==> flow/design.v <==
module Ram (
    input  wire        clka,
    input  wire        ena,
    input  wire [ 3:0] wea,
    input  wire [ 2:0] addra,
    input  wire [31:0] dina,
    output reg  [31:0] douta
);
reg [31:0] mem [0:7];
integer b;
always @(posedge clka) begin
    if (ena) begin
        for (b = 0; b < 4; b = b + 1) begin
            if (wea[b])
                mem[addra][b*8 +: 8] <= dina[b*8 +: 8];
        end
        douta <= {wea[3] ? dina[31:24] : mem[addra][31:24],
                  wea[2] ? dina[23:16] : mem[addra][23:16],
                  wea[1] ? dina[15: 8] : mem[addra][15: 8],
                  wea[0] ? dina[ 7: 0] : mem[addra][ 7: 0]};
    end
end
endmodule
module tagv_ram (
    input  wire        clka,
    input  wire        resetn,
    input  wire        ena,
    input  wire        wea,
    input  wire [ 2:0] addra,
    input  wire [25:0] dina,
    output reg  [25:0] douta
);
reg [24:0] tag_mem [0:7];
reg [ 7:0] v_mem;
always @(posedge clka) begin
    if (ena & wea)
        tag_mem[addra] <= dina[25:1];
end
always @(posedge clka) begin
    if (!resetn)
        v_mem <= 8'b0;
    else if (ena & wea)
        v_mem[addra] <= dina[0];
end
always @(posedge clka) begin
    if (ena)
        douta <= wea ? dina : {tag_mem[addra], v_mem[addra]};
end
endmodule
module cache(
    input  wire         clk,
    input  wire         resetn,
    input  wire         valid,
    input  wire         op,
    input  wire [ 2: 0] index,
    input  wire [24: 0] tag,
    input  wire [ 3: 0] offset,
    input  wire [ 3: 0] wstrb,
    input  wire [31: 0] wdata,
    output wire         addr_ok,
    output wire         data_ok,
    output wire [31: 0] rdata,
    output wire         rd_req,
    output wire [ 2: 0] rd_type,
    output wire [31: 0] rd_addr,
    input  wire         rd_rdy,
    input  wire         ret_valid,
    input  wire         ret_last,
    input  wire [31: 0] ret_data,
    output wire         wr_req,
    output wire [ 2: 0] wr_type,
    output wire [31: 0] wr_addr,
    output wire [ 3: 0] wr_wstrb,
    output wire [127:0] wr_data,
    input  wire         wr_rdy
);
parameter idle = 3'b000,lookup = 3'b001,miss = 3'b010,replace = 3'b011,refill = 3'b100;
reg op_reg; 
reg [ 2:0] index_reg;
reg [24:0] tag_reg;
reg [ 3:0] offset_reg;
reg [ 3:0] wstrb_reg;
reg [31:0] wdata_reg;
reg [2:0] state_main;
wire way0_hit;
wire way1_hit;
wire cache_hit;
wire [31:0] way0_load_word;
wire [31:0] way1_load_word;
wire load_res;
wire random; 
wire replace_data;
wire replace_tag;
wire replace_v;
wire replace_d;
reg [1:0] return_num;
reg w_way_reg;
reg [2:0] w_index_reg;
reg [3:0] w_offset_reg;
reg [3:0] w_wstrb_reg;
reg [31:0] w_data_reg;
wire [24:0] way0_tag;
wire way0_v;
wire wea_tagv0;
wire [2:0] addra_tagv0;
wire [25:0] dina_tagv0;
assign wea_tagv0 = ret_valid & ret_last & ~replace_way;
assign addra_tagv0 = ({3{state_main == lookup  || state_main == idle}} & index)
                 | ({3{state_main == miss || state_main == replace || state_main == refill}} & index_reg);
assign dina_tagv0 = {tag_reg,1'b1};                 
tagv_ram tagv_ram_way0 (
  .clka(clk),     
  .resetn(resetn),
  .ena(1'b1),       
  .wea(wea_tagv0),       
  .addra(addra_tagv0),   
  .dina(dina_tagv0),     
  .douta({way0_tag,way0_v})   
);
reg [7:0] way0_d_reg;
wire way0_d;
assign way0_d = way0_d_reg[index_reg];
always@(posedge clk)begin
    if(!resetn)
        way0_d_reg <= 8'b0;
    else if(wr_state & ~w_way_reg)
        way0_d_reg[w_index_reg] <= 1'b1;
    else if(state_main == refill & ret_valid & ret_last &~replace_way)
        way0_d_reg[index_reg] <= op_reg;    
end
wire [127:0] way0_data;
wire [2:0] addra_way0_bank0;
wire [3:0] wea_way0_bank0;
wire [31:0] dina_way0_bank0;
wire [2:0] addra_way0_bank1;
wire [3:0] wea_way0_bank1;
wire [31:0] dina_way0_bank1;
wire [2:0] addra_way0_bank3;
wire [3:0] wea_way0_bank3;
wire [31:0] dina_way0_bank3;
wire [2:0] addra_way0_bank2;
wire [3:0] wea_way0_bank2;
wire [31:0] dina_way0_bank2;
assign addra_way0_bank0 = (wr_state & ~w_offset_reg[3]&~w_offset_reg[2]) ? w_index_reg : 
                        addr_ok ? index : index_reg ;
assign wea_way0_bank0 = ({4{wr_state & ~w_offset_reg[3]&~w_offset_reg[2] & ~w_way_reg}} & w_wstrb_reg ) 
                     |({4{state_main == refill & (return_num == 2'd0) & ret_valid & ~replace_way}}); 
assign dina_way0_bank0 = ({32{wr_state}} & w_data_reg)  
                      | ({32{state_main == refill}})& (
                       ~offset_reg[3]&~offset_reg[2] & op_reg ? {
                                        wstrb_reg[3] ? wdata_reg[31:24] : ret_data[31:24],
                                        wstrb_reg[2] ? wdata_reg[23:16] : ret_data[23:16],
                                        wstrb_reg[1] ? wdata_reg[15: 8] : ret_data[15: 8],
                                        wstrb_reg[0] ? wdata_reg[ 7: 0] : ret_data[ 7: 0]
                                    } : ret_data);
Ram bank0_ram_way0 (  
  .clka(clk),     
  .ena(1'b1),       
  .wea(wea_way0_bank0),       
  .addra(addra_way0_bank0),   
  .dina(dina_way0_bank0),     
  .douta(way0_data[31:0])   
);
assign addra_way0_bank1 = (wr_state & ~w_offset_reg[3]&w_offset_reg[2]) ? w_index_reg : 
                        addr_ok ? index : index_reg ;
assign wea_way0_bank1 = ({4{wr_state & ~w_offset_reg[3]&w_offset_reg[2] & ~w_way_reg}} & w_wstrb_reg ) 
                     |({4{state_main == refill & (return_num == 2'd1) & ret_valid & ~replace_way}}); 
assign dina_way0_bank1 = ({32{wr_state}} & w_data_reg)  
                      | ({32{state_main == refill}})& (
                       ~offset_reg[3]& offset_reg[2] & op_reg ? {
                                        wstrb_reg[3] ? wdata_reg[31:24] : ret_data[31:24],
                                        wstrb_reg[2] ? wdata_reg[23:16] : ret_data[23:16],
                                        wstrb_reg[1] ? wdata_reg[15: 8] : ret_data[15: 8],
                                        wstrb_reg[0] ? wdata_reg[ 7: 0] : ret_data[ 7: 0]
                                    } : ret_data);
Ram bank1_ram_way0 (
  .clka(clk),     
  .ena(1'b1),       
  .wea(wea_way0_bank1),       
  .addra(addra_way0_bank1),   
  .dina(dina_way0_bank1),     
  .douta(way0_data[63:32])   
);
assign addra_way0_bank2 = (wr_state & w_offset_reg[3]&~w_offset_reg[2]) ? w_index_reg : 
                        addr_ok ? index : index_reg ;
assign wea_way0_bank2 = ({4{wr_state & w_offset_reg[3]&~w_offset_reg[2] & ~w_way_reg}} & w_wstrb_reg ) 
                     |({4{state_main == refill & (return_num == 2'd2) & ret_valid & ~replace_way}}); 
assign dina_way0_bank2 = ({32{wr_state}} & w_data_reg)  
                      | ({32{state_main == refill}})& (
                       offset_reg[3]&~offset_reg[2] & op_reg ? {
                                        wstrb_reg[3] ? wdata_reg[31:24] : ret_data[31:24],
                                        wstrb_reg[2] ? wdata_reg[23:16] : ret_data[23:16],
                                        wstrb_reg[1] ? wdata_reg[15: 8] : ret_data[15: 8],
                                        wstrb_reg[0] ? wdata_reg[ 7: 0] : ret_data[ 7: 0]
                                    } : ret_data);
Ram bank2_ram_way0 (
  .clka(clk),     
  .ena(1'b1),       
  .wea(wea_way0_bank2),       
  .addra(addra_way0_bank2),   
  .dina(dina_way0_bank2),     
  .douta(way0_data[95:64])   
);
assign addra_way0_bank3 = (wr_state & w_offset_reg[3]&w_offset_reg[2]) ? w_index_reg : 
                        addr_ok ? index : index_reg ;
assign wea_way0_bank3 = ({4{wr_state & w_offset_reg[3]&w_offset_reg[2] & ~w_way_reg}} & w_wstrb_reg ) 
                     |({4{state_main == refill & (return_num ==2'd3) & ret_valid & ~replace_way}}); 
assign dina_way0_bank3 = ({32{wr_state}} & w_data_reg)  
                      | (({32{state_main == refill}})& (
                       offset_reg[3]&offset_reg[2] & op_reg ? {
                                        wstrb_reg[3] ? wdata_reg[31:24] : ret_data[31:24],
                                        wstrb_reg[2] ? wdata_reg[23:16] : ret_data[23:16],
                                        wstrb_reg[1] ? wdata_reg[15: 8] : ret_data[15: 8],
                                        wstrb_reg[0] ? wdata_reg[ 7: 0] : ret_data[ 7: 0]
                                    } : ret_data));
Ram bank3_ram_way0 (
  .clka(clk),     
  .ena(1'b1),       
  .wea(wea_way0_bank3),       
  .addra(addra_way0_bank3),   
  .dina(dina_way0_bank3),     
  .douta(way0_data[127:96])   
);
wire [24:0] way1_tag;
wire way1_v;
wire wea_tagv1;
wire [2:0] addra_tagv1;
wire [25:0] dina_tagv1;
assign wea_tagv1 = ret_valid & ret_last & replace_way;
assign addra_tagv1 = ({3{state_main == lookup  || state_main == idle}} & index)
                 | ({3{state_main == miss || state_main == replace || state_main == refill}} & index_reg);
assign dina_tagv1 = {tag_reg,1'b1};                 
tagv_ram tagv_ram_way1 (
  .clka(clk),     
  .resetn(resetn),
  .ena(1'b1),       
  .wea(wea_tagv1),       
  .addra(addra_tagv1),   
  .dina(dina_tagv1),     
  .douta({way1_tag,way1_v})   
);
reg [7:0] way1_d_reg;
wire way1_d;
assign way1_d = way1_d_reg[index_reg];
always@(posedge clk)begin
    if(!resetn)
        way1_d_reg <= 8'b0;
    else if(wr_state & w_way_reg)
        way1_d_reg[w_index_reg] <= 1'b1;
    else if(state_main == refill & ret_valid & ret_last & replace_way)
        way1_d_reg[index_reg] <= op_reg;    
end
wire [127:0] way1_data;
wire [2:0] addra_way1_bank0;
wire [3:0] wea_way1_bank0;
wire [31:0] dina_way1_bank0;
wire [2:0] addra_way1_bank1;
wire [3:0] wea_way1_bank1;
wire [31:0] dina_way1_bank1;
wire [2:0] addra_way1_bank3;
wire [3:0] wea_way1_bank3;
wire [31:0] dina_way1_bank3;
wire [2:0] addra_way1_bank2;
wire [3:0] wea_way1_bank2;
wire [31:0] dina_way1_bank2;
assign addra_way1_bank0 = (wr_state & ~w_offset_reg[3]&~w_offset_reg[2]) ? w_index_reg : 
                        addr_ok ? index : index_reg ;
assign wea_way1_bank0 = ({4{wr_state & ~w_offset_reg[3]&~w_offset_reg[2] & w_way_reg}} & w_wstrb_reg ) 
                     |({4{state_main == refill & (return_num == 2'd0) & ret_valid & replace_way}}); 
assign dina_way1_bank0 = ({32{wr_state}} & w_data_reg)  
                      | ({32{state_main == refill}})& (
                       ~offset_reg[3]&~offset_reg[2] & op_reg ? {
                                        wstrb_reg[3] ? wdata_reg[31:24] : ret_data[31:24],
                                        wstrb_reg[2] ? wdata_reg[23:16] : ret_data[23:16],
                                        wstrb_reg[1] ? wdata_reg[15: 8] : ret_data[15: 8],
                                        wstrb_reg[0] ? wdata_reg[ 7: 0] : ret_data[ 7: 0]
                                    } : ret_data);
Ram bank0_ram_way1 (  
  .clka(clk),     
  .ena(1'b1),       
  .wea(wea_way1_bank0),       
  .addra(addra_way1_bank0),   
  .dina(dina_way1_bank0),     
  .douta(way1_data[31:0])   
);
assign addra_way1_bank1 = (wr_state & ~w_offset_reg[3]&w_offset_reg[2]) ? w_index_reg : 
                        addr_ok ? index : index_reg ;
assign wea_way1_bank1 = ({4{wr_state & ~w_offset_reg[3]&w_offset_reg[2] & w_way_reg}} & w_wstrb_reg ) 
                     |({4{state_main == refill & (return_num == 2'd1) & ret_valid & replace_way}}); 
assign dina_way1_bank1 = ({32{wr_state}} & w_data_reg)  
                      | ({32{state_main == refill}})& (
                       ~offset_reg[3]&offset_reg[2] & op_reg ? {
                                        wstrb_reg[3] ? wdata_reg[31:24] : ret_data[31:24],
                                        wstrb_reg[2] ? wdata_reg[23:16] : ret_data[23:16],
                                        wstrb_reg[1] ? wdata_reg[15: 8] : ret_data[15: 8],
                                        wstrb_reg[0] ? wdata_reg[ 7: 0] : ret_data[ 7: 0]
                                    } : ret_data);
Ram bank1_ram_way1 (
  .clka(clk),     
  .ena(1'b1),       
  .wea(wea_way1_bank1),       
  .addra(addra_way1_bank1),   
  .dina(dina_way1_bank1),     
  .douta(way1_data[63:32])   
);
assign addra_way1_bank2 = (wr_state & w_offset_reg[3]&~w_offset_reg[2]) ? w_index_reg : 
                        addr_ok ? index : index_reg ;
assign wea_way1_bank2 = ({4{wr_state & w_offset_reg[3]&~w_offset_reg[2] & w_way_reg}} & w_wstrb_reg ) 
                     |({4{state_main == refill & (return_num == 2'd2) & ret_valid & replace_way}}); 
assign dina_way1_bank2 = ({32{wr_state}} & w_data_reg)  
                      | ({32{state_main == refill}})& (
                       offset_reg[3]&~offset_reg[2] & op_reg ? {
                                        wstrb_reg[3] ? wdata_reg[31:24] : ret_data[31:24],
                                        wstrb_reg[2] ? wdata_reg[23:16] : ret_data[23:16],
                                        wstrb_reg[1] ? wdata_reg[15: 8] : ret_data[15: 8],
                                        wstrb_reg[0] ? wdata_reg[ 7: 0] : ret_data[ 7: 0]
                                    } : ret_data);
Ram bank2_ram_way1 (
  .clka(clk),     
  .ena(1'b1),       
  .wea(wea_way1_bank2),       
  .addra(addra_way1_bank2),   
  .dina(dina_way1_bank2),     
  .douta(way1_data[95:64])   
);
assign addra_way1_bank3 = (wr_state & w_offset_reg[3]&w_offset_reg[2]) ? w_index_reg : 
                        addr_ok ? index : index_reg ;
assign wea_way1_bank3 = ({4{wr_state & w_offset_reg[3]&w_offset_reg[2] & w_way_reg}} & w_wstrb_reg ) 
                     |({4{state_main == refill & (return_num == 2'd3) & ret_valid & replace_way}}); 
assign dina_way1_bank3 = ({32{wr_state}} & w_data_reg)  
                      | ({32{state_main == refill}})& (
                       (offset_reg[3]&offset_reg[2] & op_reg) ? {
                                        wstrb_reg[3] ? wdata_reg[31:24] : ret_data[31:24],
                                        wstrb_reg[2] ? wdata_reg[23:16] : ret_data[23:16],
                                        wstrb_reg[1] ? wdata_reg[15: 8] : ret_data[15: 8],
                                        wstrb_reg[0] ? wdata_reg[ 7: 0] : ret_data[ 7: 0]
                                    } : ret_data);
Ram bank3_ram_way1 (
  .clka(clk),     
  .ena(1'b1),       
  .wea(wea_way1_bank3),       
  .addra(addra_way1_bank3),   
  .dina(dina_way1_bank3),     
  .douta(way1_data[127:96])   
);
always@(posedge clk)begin
    if(!resetn)begin
        op_reg <= 1'b0; 
        index_reg <= 3'b0; 
        tag_reg <= 25'b0; 
        offset_reg <= 4'b0; 
        wstrb_reg <= 4'b0; 
        wdata_reg   <= 32'b0; 
    end
    else if((state_main == idle & valid & !hit_write_cf) |
            (state_main == lookup & (cache_hit & valid & (op | (!op & !hit_write_cf) ))))begin
        op_reg <= op; 
        index_reg <= index; 
        tag_reg <= tag; 
        offset_reg <= offset; 
        wstrb_reg <= wstrb; 
        wdata_reg   <= wdata;         
    end
end
assign way0_hit = way0_v && {way0_tag == tag_reg};
assign way1_hit = way1_v && {way1_tag == tag_reg};
assign cache_hit = way0_hit || way1_hit;
assign way0_load_word = way0_data[offset_reg[3:2]*32 +: 32];
assign way1_load_word = way1_data[offset_reg[3:2]*32 +: 32];
assign load_res = {32{way0_hit}} & way0_load_word
                | {32{way1_hit}} & way1_load_word
                | {32{~cache_hit}} & ret_data;
LFSR u_lfsr(
    .clk(clk),
    .reset(!resetn),
    .lfsr_bit(random)
);                
reg replace_way; 
always@(posedge clk)begin
    if(!resetn)begin
        replace_way <= 1'b0;
    end
    else if(state_main == miss & wr_rdy)begin
        replace_way <= random;
    end
end
always@(posedge clk)begin
    if(!resetn | (state_main == replace && rd_rdy))
        return_num <= 2'b0;
    else if(ret_valid)begin
        return_num <= return_num + 2'b1;
    end
end
always@(posedge clk)begin
    if(!resetn)begin
        state_main <= idle;
    end
    else if(state_main == idle)begin
        if(valid & !hit_write_cf)begin
            state_main <= lookup;       
        end
    end
    else if(state_main == lookup)begin
        if(cache_hit & (!valid | (valid & hit_write_cf)))begin
            state_main <= idle;
        end    
        else if(!cache_hit)begin
            state_main <= miss;
        end 
    end
    else if(state_main == miss)begin
        if(wr_rdy)begin
            state_main <= replace;
        end
    end
    else if(state_main == replace)begin
        if(rd_rdy)begin
            state_main <= refill;
        end
    end
    else if(state_main == refill)begin
        if(ret_valid & ret_last)begin
            state_main <= idle;
        end
    end
    else 
        state_main <= idle;
end
reg wr_state;
wire hit_write_sign;
wire hit_write_cf;
assign hit_write_sign = (state_main == lookup) & op_reg & cache_hit;
assign hit_write_cf = ( (state_main == lookup) & op_reg & (!op & valid) & ({tag,index,offset} == {tag_reg,index_reg,offset_reg}) ) 
                    | ( wr_state & (!op & valid) & (offset[3:2] == w_offset_reg[3:2]));
always@(posedge clk)begin
    if(!resetn)begin
        wr_state <= 1'b0;
        w_way_reg <= 1'b0;
        w_index_reg <= 3'b0;
        w_offset_reg <= 4'b0;
        w_wstrb_reg <= 4'b0;
        w_data_reg <= 32'b0;
    end
    else if(~wr_state)begin
        if(hit_write_sign)begin
            wr_state <= 1'b1;
            w_way_reg <= way1_hit;
            w_index_reg <= index_reg;
            w_offset_reg <= offset_reg;
            w_wstrb_reg <= wstrb_reg;
            w_data_reg <= wdata_reg; 
        end 
    end
    else if(wr_state)begin
        if(hit_write_sign)begin
            w_way_reg <= way1_hit;
            w_index_reg <= index_reg;
            w_offset_reg <= offset_reg;
            w_wstrb_reg <= wstrb_reg;
            w_data_reg <= wdata_reg; 
        end
        else begin
            wr_state <= 1'b0;
        end    
    end
    else 
        wr_state <= 1'b0;
end
assign addr_ok = ((state_main == idle) & !hit_write_cf) || 
                 (state_main == lookup & (cache_hit & valid & (op | (!op & !hit_write_cf) ))); 
assign data_ok = (state_main == lookup & (cache_hit)) ||
                 (state_main == refill && ret_valid && return_num == offset_reg[3:2]);
assign rdata = ({32{state_main == lookup & way0_hit}} & way0_load_word)
             | ({32{state_main == lookup & way1_hit}} & way1_load_word)
             | ({32{state_main == refill}} & ret_data);                  
assign rd_req = (state_main == replace);
assign rd_type = 3'b100;
assign rd_addr = {tag_reg,index_reg,4'd0};
reg wr_req_reg;
assign wr_req = wr_req_reg & 
            ((replace_way) ? (way1_d & way1_v) : (way0_d & way0_v));
assign wr_type = 3'b100;
assign wr_addr = {(replace_way ? way1_tag : way0_tag),index_reg,4'd0};
assign wr_wstrb = 4'b1111;
assign wr_data = replace_way ? way1_data : way0_data;
always@(posedge clk)begin
    if(!resetn)
        wr_req_reg <= 1'b0;
    else if(state_main == miss & wr_rdy)
        wr_req_reg <= 1'b1;
    else if(wr_rdy)
        wr_req_reg <= 1'b0;
end                 
endmodule
module LFSR (
    input wire clk,
    input wire reset,
    output reg lfsr_bit
);
    reg [7:0] lfsr;
    always @(posedge clk) begin
        if (reset) begin
            lfsr <= 8'h1;  
        end else begin
            lfsr <= {lfsr[6:0], lfsr[7] ^ lfsr[5]};  
        end
    end
    always @(posedge clk) begin
        if (reset) begin
            lfsr_bit <= 1'b0;
        end else begin
            lfsr_bit <= lfsr[0];  
        end
    end
endmodule
# ---- Step by step through the tools: cache
# What the tools print for cache, step after step.
# Line numbers count from 1 in the design file above.
# Cell names lack the library's common part.
# The mark -- stands for no value.
dict set report setup {
  top_module {cache}
  clock_port {clk}
  cell_library {sky130hd}
  pvt_corner {tt_025C_1v80}
}

# ---- Word level
# Yosys after proc, flatten, opt, wreduce and memory -nomap, before mapping. Memory bits, and registers merged into a memory's read port (data or address), are not among the register bits. Print and check cells are not counted. Equal cells are merged and count once.
# Memory sizes are those after Yosys's memory passes, which may raise the word count (mostly to a power of two), join words into wider ones and drop unused or constant bits.
dict set report bits {
  regBits 164
  ram_bits 2448
  clocked_rd_ports_x_width 306
  mem_count 10
  input_bits 108
  output_inout_bits 238
}
# name words width read_ports write_ports line
set mem_list {}
lappend mem_list {bank0_ram_way0.mem 8 32 1 1 9} ;# reg [31:0] mem [0:7];
lappend mem_list {bank0_ram_way1.mem 8 32 1 1 9}
lappend mem_list {bank1_ram_way0.mem 8 32 1 1 9}
lappend mem_list {bank1_ram_way1.mem 8 32 1 1 9}
lappend mem_list {bank2_ram_way0.mem 8 32 1 1 9}
lappend mem_list {bank2_ram_way1.mem 8 32 1 1 9}
# Memories not listed: 4.
dict set report op_classes {
  addsub 4
  n_eq 17
  shifts 10
  mux 104
  logic 131
  reduce_and_logical 21
}
# operator n
set op_table {}
lappend op_table {{two-way mux 32 bit} 36}
lappend op_table {{variable part select 128 x 8 -> 32 bit} 2}
lappend op_table {{bitwise AND 32 bit} 8}
lappend op_table {{bitwise OR 32 bit} 6}
lappend op_table {{two-way mux 128 bit} 1}
lappend op_table {{two-way mux 25 bit} 3}
lappend op_table {{bitwise AND 1 bit} 71}
lappend op_table {{two-way mux 8 bit} 8}
lappend op_table {{two-way mux 3 bit} 18}
lappend op_table {{equality test 25 bit} 2}
lappend op_table {{bitwise AND 8 bit} 6}
lappend op_table {{bitwise OR 8 bit} 6}
lappend op_table {{two-way mux 1 bit} 38}
lappend op_table {{equality test 32 bit} 1}
lappend op_table {{bitwise AND 4 bit} 8}
lappend op_table {{bitwise OR 4 bit} 8}
lappend op_table {{variable part select 8 x 3 -> 1 bit} 4}
lappend op_table {{variable shift 1 x 4 -> 8 bit with constant A} 3}
lappend op_table {{inverter 8 bit} 3}
lappend op_table {{negation 3 -> 4 bit} 3}
lappend op_table {{variable shift 1 x 4 -> 8 bit} 1}
lappend op_table {{!= test 4 bit with constant B} 2}
lappend op_table {{logical OR 1 bit} 6}
lappend op_table {{inverter 1 bit} 6}
lappend op_table {{nonzero test 2 bit} 3}
lappend op_table {{equality test 3 x 2 -> 1 bit with constant B} 2}
lappend op_table {{bitwise AND 3 bit} 2}
lappend op_table {{!= test 6 x 4 -> 1 bit with constant B} 1}
# Other operator kinds: 16; their cells: 29.

# ---- Depth
# Longest topological path by Yosys (ltp), each cell counted once; first at word level (registers and memories cut), then after technology mapping (sequential cells cut; the memories' decode and read muxes count).
dict set report depth {
  depth_word 13
  abc_area 0
  mapped_depth 18
  depth_no_buf 11
}

# ---- Synthesis result
# Source: synth_stat.txt of the flow (Yosys; design flattened, memories mapped). It holds for the ABC_AREA given above (unset counts as 0); a run with the other value may have another netlist.
# The area totals of this step are shown rounded.
dict set report mapped {
  mapped_cells 5859
  mapped_area_um2 108700
  seqArea_um2 77070
  flip_flops 2626
}
# type n type_area_um2
set by_type {}
lappend by_type {edfxtp_1 2448 7.35E+04}
lappend by_type {mux4_2 624 1.41E+04}
lappend by_type {mux2i_1 710 7.11E+03}
lappend by_type {dfxtp_1 178 3.56E+03}
lappend by_type {o21ai_0 212 1.06E+03}
lappend by_type {clkbuf_1 228 855.821}
lappend by_type {a211oi_1 111 833.299}
lappend by_type {nand2_1 219 822.038}
lappend by_type {nor3_1 146 730.701}
lappend by_type {nor2_1 193 724.445}
lappend by_type {a21oi_1 117 585.562}
lappend by_type {xnor2_1 64 560.538}
lappend by_type {mux2_2 29 326.563}
lappend by_type {buf_2 59 295.283}
lappend by_type {buf_1 70 262.752}
lappend by_type {a22oi_1 32 240.23}
lappend by_type {nor4_1 38 237.728}
lappend by_type {buf_4 30 225.216}
# Not listed: further types 62, cells in them 351.
# By module: a second synthesis without flattening, with its own total; a netlist apart from the flattened one above.
dict set report hier_totals {
  hier_cells 8069
  area_unflattened_um2 123300
}
# Each row is one instance without its submodules.
# module instances n_cells mod_area_um2 seq_area_um2
set by_module {}
lappend by_module {Ram 8 664 11390 8648}
lappend by_module {tagv_ram 2 553 9284 6947}
lappend by_module {cache 1 1634 13370 2743}
lappend by_module {LFSR 1 17 219.0 160.2}

# ---- Timing after synthesis
# Path of least setup slack by OpenSTA after synthesis, without wires, with an ideal clock, recovery checks aside; 20% of the period is set as input and as output delay. Where synthesis merged equal registers, the netlist keeps one of their names.
dict set report synth_path {
  path_kind {in2reg}
  start {in tag[17]}
  end {mem bank1_ram_way1.mem[5][24]}
  tclk_ns 8.0
  in_delay_ns 1.600
  t_first_pin_ns 1.600
  arrival_time_ns 4.357
  required_ns 7.605
  setup_slack_ns 3.248
  path_delay_ns 3.152
  driving_pins 11
  path_buffers 2
  period_less_setup_slack_ns 4.752
}
# "path_delay_ns" is the arrival time less input delay plus setup time.
# "driving_pins": output pins that drive a net of the path, with the launching flip-flop's if there is one; two outputs of one cell count as two.
# "period_less_setup_slack_ns" is the clock period less the worst setup slack; recovery checks do not enter. This is arithmetic on one report: input and output delays are still those of the set period (20% each).
# The rows between start and end are the longest chain of elaborated cells between them; the timing report does not say that the signal goes this way. Where chains are equally long, one stands for them.
# Each line given opens the expression or statement behind the cell; cells for indexed reads and writes are added by Yosys, which also makes memories of some case tables.
dict set report synth_between {
  path_cell_list {xnor2_1 > nand4_1 > nor4_1 > nand3_1 > nand3_1 > o22ai_1 > or2_2 > buf_1 > o21a_1 > buf_1 > nor4_1}
  elab_chain_len 11
  cells_between 12
  cone_classes {1 x eq/ne; 2 x mux; 7 x logic; 2 x reduce/logical}
}
# item line
set synth_rtl {}
lappend synth_rtl {{from (decl)} 56} ;# input  wire [24: 0] tag,
lappend synth_rtl {{equality test 32 bit} 433} ;# assign hit_write_cf = ( (state_main == lookup) & op_reg & (!op & valid) & ({tag,index,offset} == {tag_reg,inde ...
lappend synth_rtl {{bitwise AND 1 bit} 433}
lappend synth_rtl {{bitwise OR 1 bit} 433}
lappend synth_rtl {{logical NOT 1 bit} 470} ;# (state_main == lookup & (cache_hit & valid & (op | (!op & !hit_write_cf) )));
lappend synth_rtl {{bitwise AND 1 bit} 470}
lappend synth_rtl {{bitwise OR 1 bit} 470}
lappend synth_rtl {{bitwise AND 1 bit (2 in a row)} 470}
lappend synth_rtl {{logical OR 1 bit} 469} ;# assign addr_ok = ((state_main == idle) & !hit_write_cf) ||
lappend synth_rtl {{two-way mux 3 bit} 287} ;# addr_ok ? index : index_reg ;
lappend synth_rtl {{two-way mux 3 bit} 286} ;# assign addra_way1_bank1 = (wr_state & ~w_offset_reg[3]&w_offset_reg[2]) ? w_index_reg :
lappend synth_rtl {{to (decl)} 9} ;# reg [31:0] mem [0:7];

# ---- Worst path after layout
# Path of least setup slack in the final report of flow run 1 (OpenROAD, finished layout, wires in). Where an end is a register, its clock arrival counts in the times.
dict set report layout_path {
  path_kind {reg2out}
  start {reg (name not given)}
  end {out rdata[30]}
  tclk_ns 5.36
  t_first_pin_ns 0.93
  arrival_time_ns 4.90
  required_ns 4.29
  setup_slack_ns -0.61
  driving_pins 16
  path_buffers 5
}
dict set report layout_between {
  path_cell_list {dfxtp_2 > buf_8 > buf_12 > mux4_2 > mux2i_4 > xnor2_4 > nor4_4 > nand4_1 > nor4_4 > nand2_4 > buf_6 > clkbuf_16 > nor2_4 > a21oi_2 > o21ai_4 > buf_6}
}
# item line
set layout_rtl {}
lappend layout_rtl {{to (decl)} 62} ;# output wire [31: 0] rdata,
# No chain of elaborated cells between the ends is given.

Add stored flow runs of cache

Measured data: module cache, platform sky130hd, 3 stored runs of the flow under differing settings, order arbitrary. Input and output delays are each 20% of the period that was set; the output load is 0.01 pF.
"period_less_ws_ns" means the clock period less the worst setup slack. The figure is calculated, with input and output delays left at 20% of the set period.
"worst_setup_path_time_ns" means the part of the period allowed to the worst setup path (the constraints hold back 20% at inputs and 20% at outputs) less its slack; where the path has registers, the arrival times of their clocks count too.
"power_uw" is the tool's figure for a default switching activity; nothing was simulated.
Results are given in rounded form.

[flow] flow run 1: files
==> flow/run.sh <==
#!/bin/bash
# the make line also repeats the synthesis and layout settings of config.mk as NAME=value (left out here)
make -C /OpenROAD-flow-scripts/flow DESIGN_CONFIG=/design/flow/config.mk WORK_HOME=/design/flow/orfs CLKGATE_MAP_FILE= finish
==> flow/config.mk <==
export PLATFORM = sky130hd
export DESIGN_NAME = cache
export DESIGN_NICKNAME = cache
export VERILOG_FILES = /design/flow/design.v
export SDC_FILE = /design/flow/constraint.sdc
export NUM_CORES = 4
export LEC_CHECK = 0
export ABC_AREA = 0
export CAP_MARGIN = 20
export CELL_PAD_IN_SITES_DETAIL_PLACEMENT = 0
export CELL_PAD_IN_SITES_GLOBAL_PLACEMENT = 0
export CORE_MARGIN = 9
export CORE_UTILIZATION = 62
export CTS_CLUSTER_SIZE = 74
export GPL_TIMING_DRIVEN = 0
export HOLD_SLACK_MARGIN = 0.17
export MAX_ROUTING_LAYER = met5
export MIN_ROUTING_LAYER = met1
export PLACE_DENSITY_LB_ADDON = 0.0
export SETUP_SLACK_MARGIN = 0.03
export SLEW_MARGIN = 20
export TNS_END_PERCENT = 15
==> flow/constraint.sdc <==
create_clock -name core_clock -period 5.36 [get_ports {clk}]
set_input_delay 1.0720 -clock core_clock [delete_from_list [all_inputs] [get_ports {clk}]]
set_output_delay 1.0720 -clock core_clock [all_outputs]
set_load 0.01 [all_outputs]

[flow] flow run 1: metrics
[metrics] final_util_pct = 76.6
[metrics] worst_setup_path_time_ns = 4.90
[metrics] critical_path_kind = reg2out
[metrics] fin_ws_ns = -0.612
[metrics] dieArea_um2 = 190800
[metrics] total_negative_slack_ns = -91.27
[metrics] worst_hold_slack_ns = 0.435
[metrics] yosys.chip_area_um2 = 108700
[metrics] period_less_ws_ns = 5.972
[metrics] power_uw = 46220
[metrics] post_route_stdcell_area_um2 = 133400

[flow] flow run 2: files
==> flow/run.sh <==
#!/bin/bash
# the make line also repeats the synthesis and layout settings of config.mk as NAME=value (left out here)
make -C /OpenROAD-flow-scripts/flow DESIGN_CONFIG=/design/flow/config.mk WORK_HOME=/design/flow/orfs CLKGATE_MAP_FILE= finish
==> flow/config.mk <==
export PLATFORM = sky130hd
export DESIGN_NAME = cache
export DESIGN_NICKNAME = cache
export VERILOG_FILES = /design/flow/design.v
export SDC_FILE = /design/flow/constraint.sdc
export NUM_CORES = 4
export LEC_CHECK = 0
export CAP_MARGIN = 20
export CORE_MARGIN = 2
export CORE_UTILIZATION = 54
export SLEW_MARGIN = 20
==> flow/constraint.sdc <==
create_clock -name core_clock -period 7.62 [get_ports {clk}]
set_input_delay 1.5240 -clock core_clock [delete_from_list [all_inputs] [get_ports {clk}]]
set_output_delay 1.5240 -clock core_clock [all_outputs]
set_load 0.01 [all_outputs]

[flow] flow run 2: metrics
[metrics] worst_hold_slack_ns = 0.435
[metrics] yosys.chip_area_um2 = 108700
[metrics] worst_setup_path_time_ns = 6.02
[metrics] critical_path_kind = reg2out
[metrics] power_uw = 32230
[metrics] dieArea_um2 = 205000
[metrics] final_util_pct = 63.7
[metrics] total_negative_slack_ns = 0.000
[metrics] fin_ws_ns = 0.081
[metrics] post_route_stdcell_area_um2 = 127300
[metrics] period_less_ws_ns = 7.539

[flow] flow run 3: files
==> flow/run.sh <==
#!/bin/bash
# the make line also repeats the synthesis and layout settings of config.mk as NAME=value (left out here)
make -C /OpenROAD-flow-scripts/flow DESIGN_CONFIG=/design/flow/config.mk WORK_HOME=/design/flow/orfs CLKGATE_MAP_FILE= finish
==> flow/config.mk <==
export PLATFORM = sky130hd
export DESIGN_NAME = cache
export DESIGN_NICKNAME = cache
export VERILOG_FILES = /design/flow/design.v
export SDC_FILE = /design/flow/constraint.sdc
export NUM_CORES = 4
export LEC_CHECK = 0
export CAP_MARGIN = 20
export CORE_MARGIN = 2
export CORE_UTILIZATION = 40
export SLEW_MARGIN = 20
==> flow/constraint.sdc <==
create_clock -name core_clock -period 8.14 [get_ports {clk}]
set_input_delay 1.6280 -clock core_clock [delete_from_list [all_inputs] [get_ports {clk}]]
set_output_delay 1.6280 -clock core_clock [all_outputs]
set_load 0.01 [all_outputs]

[flow] flow run 3: metrics
[metrics] post_route_stdcell_area_um2 = 128200
[metrics] dieArea_um2 = 276000
[metrics] power_uw = 30300
[metrics] yosys.chip_area_um2 = 108700
[metrics] total_negative_slack_ns = 0.000
[metrics] fin_ws_ns = 0.216
[metrics] period_less_ws_ns = 7.924
[metrics] worst_setup_path_time_ns = 6.30
[metrics] critical_path_kind = reg2out
[metrics] worst_hold_slack_ns = 0.429
[metrics] final_util_pct = 47.4
